==> flow/design.v <==
module neuron_intra_Nbits #(
    parameter N = 16,
    parameter N_INPUTS = 16,
    parameter LOG_N_INPUTS = 4  
) (
    input  wire                         clk,
    input  wire                         rst,
    input  wire                         en,
    input  wire signed [N*N_INPUTS-1:0] W,     
    input  wire signed [N*N_INPUTS-1:0] X_N,   
    output reg signed [         N-1:0] Out
);
  wire signed [2*N*N_INPUTS-1:0] prod;
  wire signed [         N-1:0] act_out;
  genvar i;
  generate
    for (i = 0; i < N_INPUTS; i = i + 1) begin : mults
      wire signed [N-1:0] Wi;
      wire signed [N-1:0] Xi;
      assign Wi = W[i*N+:N];
      assign Xi = X_N[i*N+:N];
      assign prod[i*2*N+:2*N] = Wi * Xi;
    end
  endgenerate
  genvar j, k;
  generate
    for (j = 0; j < LOG_N_INPUTS; j = j + 1) begin : ADDER_TREE
      wire signed [2*N*(N_INPUTS >> (j+1))-1:0] sum_stage;
      if(j == 0) begin
        for (k = 0; k < (N_INPUTS >> (j+1)); k = k + 1) begin : STAGE0
          assign sum_stage[2*k*N+:2*N] = prod[2*k*2*N+:2*N] + prod[(2*k+1)*2*N+:2*N];
        end
      end else begin
        for (k = 0; k < (N_INPUTS >> (j+1)); k = k + 1) begin : STAGEJ
          assign sum_stage[2*k*N+:2*N] = ADDER_TREE[j-1].sum_stage[2*k*2*N+:2*N] + ADDER_TREE[j-1].sum_stage[(2*k+1)*2*N+:2*N];
        end
      end
    end
    wire signed [2*N-1:0] sum_all;
    assign sum_all = ADDER_TREE[LOG_N_INPUTS-1].sum_stage;
  endgenerate
  reg signed [2*N-1:0] acc;
  always @(posedge clk or posedge rst) begin
    if (rst) begin
		acc <= 0;
		Out <= 0;
	 end
    else if (en) begin
		acc <= sum_all;
		Out <= act_out;
	 end
  end
  localparam signed [N-1:0] MAX_VAL = {1'b0, {(N-1){1'b1}}};  
  assign act_out = (acc < 0) ? 0 : (acc > MAX_VAL) ? MAX_VAL : acc;
endmodule
--- tool output ---
# From RTL to reports: neuron_intra_Nbits

Each step is given for the RTL above and for the edited RTL.
Lines under "before" count in the file above, lines under "after" in the edited file.
"difference": "after" minus "before" as printed here.
Operators: Yosys type, input widths -> output width; for muxes data width and select width s.
Library cell names are shortened.
The mark - stands for no value.

Top module: neuron_intra_Nbits
Clock: clk
Library: sky130hd
Library corner: tt_025C_1v80

# Diff

The edit as a unified diff against the file above.
The edited RTL no longer does the same as the RTL above: the edit was made by script, with no optimisation intended.

```diff
@@ -52,4 +52,4 @@
   end
   localparam signed [N-1:0] MAX_VAL = {1'b0, {(N-1){1'b1}}};  
-  assign act_out = (acc < 0) ? 0 : (acc > MAX_VAL) ? MAX_VAL : acc;
+  assign act_out = (acc >= 0) ? 0 : (acc > MAX_VAL) ? MAX_VAL : acc;
 endmodule
```

# Elaborated design

Yosys after proc, flatten, opt, wreduce and memory -nomap, before mapping. Enables and synchronous resets that opt folds into registers are not counted as muxes. Memory bits, and registers merged into a memory's read port (data or address), are not among the register bits. Print and check cells are not counted. Equal cells are merged and count once.

Bit counts:

| what                            | before | after | difference |
| register bits after elaboration | 48     | 48    | 0 |
| bits in latches                 | 0      | 0     | 0 |
| RAM bits                        | 0      | 0     | 0 |
| bits in read-only memories      | 0      | 0     | 0 |
| clocked read ports x word width | 0      | 0     | 0 |
| memories kept                   | 0      | 0     | 0 |
| input port bits                 | 515    | 515   | 0 |
| output and inout port bits      | 16     | 16    | 0 |

Cells by class:

| what                             | before | after | difference |
| add/subtract/negate cells        | 15     | 15    | 0 |
| multiply operators               | 16     | 16    | 0 |
| divide/modulo/power cells        | 0      | 0     | 0 |
| order comparisons                | 2      | 2     | 0 |
| equal/unequal tests              | 0      | 0     | 0 |
| shifts and indexed selects       | 0      | 0     | 0 |
| muxes and demuxes                | 2      | 2     | 0 |
| bitwise logic cells              | 0      | 0     | 0 |
| reductions and logical operators | 0      | 0     | 0 |

Operators by type and width:

| kind                 | before | after | difference |
| $lt 32x1->1 const B  | 1      | 0     | -1 |
| $ge 32x1->1 const B  | 0      | 1     | +1 |
| $mul 16x16->32       | 16     | 16    | 0 |
| $add 32x32->32       | 15     | 15    | 0 |
| $mux 16              | 2      | 2     | 0 |
| $gt 32x16->1 const B | 1      | 1     | 0 |

# Depth

Longest topological path by Yosys (ltp), each cell counted once; first at word level (registers and memories cut), then after technology mapping (sequential cells cut; the memories' decode and read muxes count).

Logic depth:

| what                          | before | after | difference |
| depth after elaboration       | 5      | 5     | 0 |
| ABC_AREA                      | 0      | 0     | - |
| gate-level depth with buffers | 40     | 38    | -2 |
| gate-level depth less buffers | 39     | 37    | -2 |

# Netlist

The flow's flattened synthesis, as Yosys stat reports it; memories are mapped. The netlist is that of the ABC_AREA named above (0 if unset); the other value can give another one.

Synthesis totals:

| what                              | before   | after    | difference |
| standard cells after synthesis    | 16236    | 16112    | -124 |
| mapped area (µm²)                 | 157941.5 | 156924.3 | -1017.2 |
| sequential part of the area (µm²) | 1201.2   | 825.8    | -375.4 |
| mapped flip-flops                 | 48       | 33       | -15 |
| buffer cells                      | 522      | 520      | -2 |

Cell types:

| type     | before | after | difference |
| nand2_1  | 2113   | 2088  | -25 |
| nor2_1   | 48     | 28    | -20 |
| o31ai_1  | 18     | 0     | -18 |
| dfrtp_1  | 48     | 33    | -15 |
| a22o_1   | 0      | 13    | +13 |
| xnor2_1  | 207    | 195   | -12 |
| mux2_2   | 25     | 13    | -12 |
| a21oi_1  | 23     | 12    | -11 |
| a21o_1   | 14     | 9     | -5 |
| inv_1    | 5257   | 5261  | +4 |
| xor2_1   | 34     | 30    | -4 |
| a21oi_2  | 4      | 0     | -4 |
| nand2b_1 | 162    | 159   | -3 |
| o21ai_0  | 19     | 16    | -3 |
| buf_1    | 13     | 10    | -3 |
| o21ai_1  | 5      | 2     | -3 |
| nor4_1   | 4      | 1     | -3 |
| a211o_1  | 3      | 0     | -3 |

Not every row of either side is listed.

# Path before layout

OpenSTA on the mapped netlist: ideal clock, no wires. The path of least setup slack (recovery checks aside). Input and output delay are each 20% of the period. Register names are those of the netlist, which keeps one name where synthesis merged equal registers.

Path post-synthesis:

| what                                | before           | after            | difference |
| kind                                | input-to-reg     | input-to-reg     | - |
| from                                | input W[63]      | input W[79]      | - |
| to                                  | register acc[31] | register acc[31] | - |
| period (ns)                         | 13.5             | 13.5             | 0.0 |
| input delay (ns)                    | 2.700            | 2.700            | 0.000 |
| setup time (ns)                     | 0.125            | 0.125            | 0.000 |
| arrival (ns)                        | 12.563           | 11.952           | -0.611 |
| required time (ns)                  | 13.375           | 13.375           | 0.000 |
| setup slack (ns)                    | 0.812            | 1.423            | +0.611 |
| path delay (ns)                     | 9.988            | 9.377            | -0.611 |
| driving pins on the path            | 35               | 31               | -4 |
| buffers on the path                 | 1                | 1                | 0 |
| period reached after synthesis (ns) | 12.688           | 12.077           | -0.611 |

"path delay" is the arrival time less input delay plus setup time.
"driving pins on the path" counts driving pins, that of a launching flip-flop among them; a cell with two outputs on the path counts twice.
"period reached after synthesis" = period - worst setup slack (recovery checks aside). The figure is calculated, with input and output delays left at 20% of the set period.
Between the ends stands the longest chain of elaborated cells between them, by number of cells; it is not shown to be the way that was timed. Of several equally long chains one is given.
A line is the first line of the expression or statement that the cell stems from. Yosys adds cells for indexed reads and writes and turns some case tables into memories.

Between the ends, post-synthesis, before:
Cell sequence: clkbuf_1 nand2_1 inv_1 fa_1 fa_1 inv_1 fa_1 fa_1 fa_1 fa_1 inv_1 fa_1 inv_1 fa_1 inv_1 fa_1 fa_1 fa_1 fa_1 inv_1 fa_1 inv_1 ha_1 a21o_1 a21o_1 a21oi_1 o21ai_0 a211o_1 a21oi_2 o21ai_1 a21oi_1 o21ai_1 a21oi_2 xnor2_1 mux2_2
Cells in the longest elaborated chain: 5
Elaborated cells on any way between the ends: 5
RTL lines with such cells: 3

Ends and longest elaborated chain, post-synthesis, before:

| what               | RTL line | RTL |
| start: declaration | 9        | `input  wire signed [N*N_INPUTS-1:0] W,` |
| $mul 16x16->32     | 22       | `assign prod[i*2*N+:2*N] = Wi * Xi;` |
| $add 32x32->32     | 31       | `assign sum_stage[2*k*N+:2*N] = prod[2*k*2*N+:2*N] + prod[(2*k+1)*2*N+:2*N];` |
| $add 32x32->32 x3  | 35       | `assign sum_stage[2*k*N+:2*N] = ADDER_TREE[j-1].sum_stage[2*k*2*N+:2*N] + ADDER_TREE[j-1].sum_stage[(2*k+1)*2*N ...` |
| end: assignment    | 45       | `acc <= 0;` |
| end: assignment    | 49       | `acc <= sum_all;` |
| end: declaration   | 42       | `reg signed [2*N-1:0] acc;` |

Between the ends, post-synthesis, after:
Cell sequence: clkbuf_1 and2_1 fa_1 fa_1 fa_1 inv_1 fa_1 inv_1 fa_1 inv_1 fa_1 fa_1 inv_1 fa_1 inv_1 fa_1 fa_1 inv_1 fa_1 fa_1 inv_1 fa_1 inv_1 ha_1 and2_1 nand4_1 or3_1 and3_1 o31ai_4 xnor2_1 mux2_4
Cells in the longest elaborated chain: 5
Elaborated cells on any way between the ends: 5
RTL lines with such cells: 3

Ends and longest elaborated chain, post-synthesis, after:

| what               | RTL line | RTL |
| start: declaration | 9        | `input  wire signed [N*N_INPUTS-1:0] W,` |
| $mul 16x16->32     | 22       | `assign prod[i*2*N+:2*N] = Wi * Xi;` |
| $add 32x32->32     | 31       | `assign sum_stage[2*k*N+:2*N] = prod[2*k*2*N+:2*N] + prod[(2*k+1)*2*N+:2*N];` |
| $add 32x32->32 x3  | 35       | `assign sum_stage[2*k*N+:2*N] = ADDER_TREE[j-1].sum_stage[2*k*2*N+:2*N] + ADDER_TREE[j-1].sum_stage[(2*k+1)*2*N ...` |
| end: assignment    | 45       | `acc <= 0;` |
| end: assignment    | 49       | `acc <= sum_all;` |
| end: declaration   | 42       | `reg signed [2*N-1:0] acc;` |

# Worst path after layout

From the final timing report of each run of pair 1: the path of least setup slack in the routed layout; clock arrival at registers is part of the times.

Path post-layout:

| what                     | before           | after            | difference |
| kind                     | input-to-reg     | input-to-reg     | - |
| from                     | input W[63]      | input W[207]     | - |
| to                       | register acc[31] | register acc[31] | - |
| period (ns)              | 13.5             | 13.5             | 0.0 |
| input delay (ns)         | 2.70             | 2.70             | 0.00 |
| setup time (ns)          | 0.11             | 0.11             | 0.00 |
| arrival (ns)             | 13.35            | 13.29            | -0.06 |
| required time (ns)       | 13.68            | 13.70            | +0.02 |
| setup slack (ns)         | 0.33             | 0.41             | +0.08 |
| driving pins on the path | 35               | 32               | -3 |
| buffers on the path      | 2                | 2                | 0 |

Between the ends stands the longest chain of elaborated cells between them, by number of cells; it is not shown to be the way that was timed. Of several equally long chains one is given.

Between the ends, post-layout, before:
Cell sequence: clkdlybuf4s50_1 buf_4 and2_1 fa_1 fa_1 inv_1 fa_1 fa_1 fa_1 fa_1 inv_1 fa_2 inv_1 fa_1 inv_1 fa_1 fa_1 fa_1 fa_1 inv_1 fa_1 inv_1 ha_1 a21o_1 a21o_1 a21oi_1 o21ai_0 a211o_1 a21oi_2 o21ai_1 a21oi_1 o21ai_1 a21oi_2 xnor2_1 mux2_2
Cells in the longest elaborated chain: 5
Elaborated cells on any way between the ends: 5
RTL lines with such cells: 3

Ends and longest elaborated chain, post-layout, before:

| what               | RTL line | RTL |
| start: declaration | 9        | `input  wire signed [N*N_INPUTS-1:0] W,` |
| $mul 16x16->32     | 22       | `assign prod[i*2*N+:2*N] = Wi * Xi;` |
| $add 32x32->32     | 31       | `assign sum_stage[2*k*N+:2*N] = prod[2*k*2*N+:2*N] + prod[(2*k+1)*2*N+:2*N];` |
| $add 32x32->32 x3  | 35       | `assign sum_stage[2*k*N+:2*N] = ADDER_TREE[j-1].sum_stage[2*k*2*N+:2*N] + ADDER_TREE[j-1].sum_stage[(2*k+1)*2*N ...` |
| end: assignment    | 45       | `acc <= 0;` |
| end: assignment    | 49       | `acc <= sum_all;` |
| end: declaration   | 42       | `reg signed [2*N-1:0] acc;` |

Between the ends, post-layout, after:
Cell sequence: clkdlybuf4s50_1 nand2_1 buf_4 fa_1 inv_1 fa_1 inv_1 fa_1 inv_1 fa_1 fa_1 fa_1 inv_1 fa_1 inv_1 fa_1 fa_1 fa_1 fa_1 fa_1 inv_1 fa_1 inv_1 ha_1 a21oi_1 o21ai_1 a21oi_1 or3_1 and3_1 o31ai_4 xnor2_1 mux2_4
Cells in the longest elaborated chain: 5
Elaborated cells on any way between the ends: 5
RTL lines with such cells: 3

Ends and longest elaborated chain, post-layout, after:

| what               | RTL line | RTL |
| start: declaration | 9        | `input  wire signed [N*N_INPUTS-1:0] W,` |
| $mul 16x16->32     | 22       | `assign prod[i*2*N+:2*N] = Wi * Xi;` |
| $add 32x32->32     | 31       | `assign sum_stage[2*k*N+:2*N] = prod[2*k*2*N+:2*N] + prod[(2*k+1)*2*N+:2*N];` |
| $add 32x32->32 x3  | 35       | `assign sum_stage[2*k*N+:2*N] = ADDER_TREE[j-1].sum_stage[2*k*2*N+:2*N] + ADDER_TREE[j-1].sum_stage[(2*k+1)*2*N ...` |
| end: assignment    | 45       | `acc <= 0;` |
| end: assignment    | 49       | `acc <= sum_all;` |
| end: declaration   | 42       | `reg signed [2*N-1:0] acc;` |

# Flow runs

Both versions went through the flow (Yosys, OpenROAD) with the same settings in each pair. Constraints: input delay and output delay 20% of the set period each, output load 0.01 pF.

Flow settings, pair 1:
CORE_UTILIZATION: 40
period_ns: 13.5
CAP_MARGIN: 20
CORE_MARGIN: 2
SLEW_MARGIN: 20

Measured results, pair 1:

| what                                      | before   | after    | difference |
| cell area after synthesis (µm²)           | 157941.5 | 156924.3 | -1017.2 |
| area inside the die boundary (µm²)        | 399898.0 | 397335.0 | -2563.0 |
| standard-cell area after routing (µm²)    | 175932.0 | 171342.0 | -4590.0 |
| final utilization (%)                     | 44.8     | 43.8     | -1.0 |
| setup slack of the critical path (ns)     | 0.330    | 0.407    | +0.077 |
| total negative slack on setup checks (ns) | 0.000    | 0.000    | 0.000 |
| worst hold slack (ns)                     | 0.487    | 0.499    | +0.012 |
| period reached (ns)                       | 13.170   | 13.093   | -0.077 |

Flow settings, pair 2:
CELL_PAD_IN_SITES_DETAIL_PLACEMENT: 0
CELL_PAD_IN_SITES_GLOBAL_PLACEMENT: 2
CORE_ASPECT_RATIO: 1.31
CORE_UTILIZATION: 59
CTS_CLUSTER_DIAMETER: 138
CTS_CLUSTER_SIZE: 19
GPL_ROUTABILITY_DRIVEN: 0
GPL_TIMING_DRIVEN: 1
MAX_ROUTING_LAYER: met4
PLACE_DENSITY: 0.56
SETUP_SLACK_MARGIN: 3.47
SLEW_MARGIN: 40
period_ns: 13.1
CAP_MARGIN: 20
CORE_MARGIN: 2

Measured results, pair 2:

| what                                      | before   | after    | difference |
| cell area after synthesis (µm²)           | 157941.5 | 156924.3 | -1017.2 |
| area inside the die boundary (µm²)        | 271890.0 | 270151.0 | -1739.0 |
| standard-cell area after routing (µm²)    | 184891.0 | 176360.0 | -8531.0 |
| final utilization (%)                     | 69.3     | 66.7     | -2.6 |
| setup slack of the critical path (ns)     | 0.717    | 0.953    | +0.236 |
| total negative slack on setup checks (ns) | 0.000    | 0.000    | 0.000 |
| worst hold slack (ns)                     | 0.495    | 0.487    | -0.008 |
| period reached (ns)                       | 12.383   | 12.147   | -0.236 |

"period reached": clock period set for the run, less the worst setup slack. It is reckoned from that one timing run; input and output delays stay at 20% of the period that was set.
--- end ---
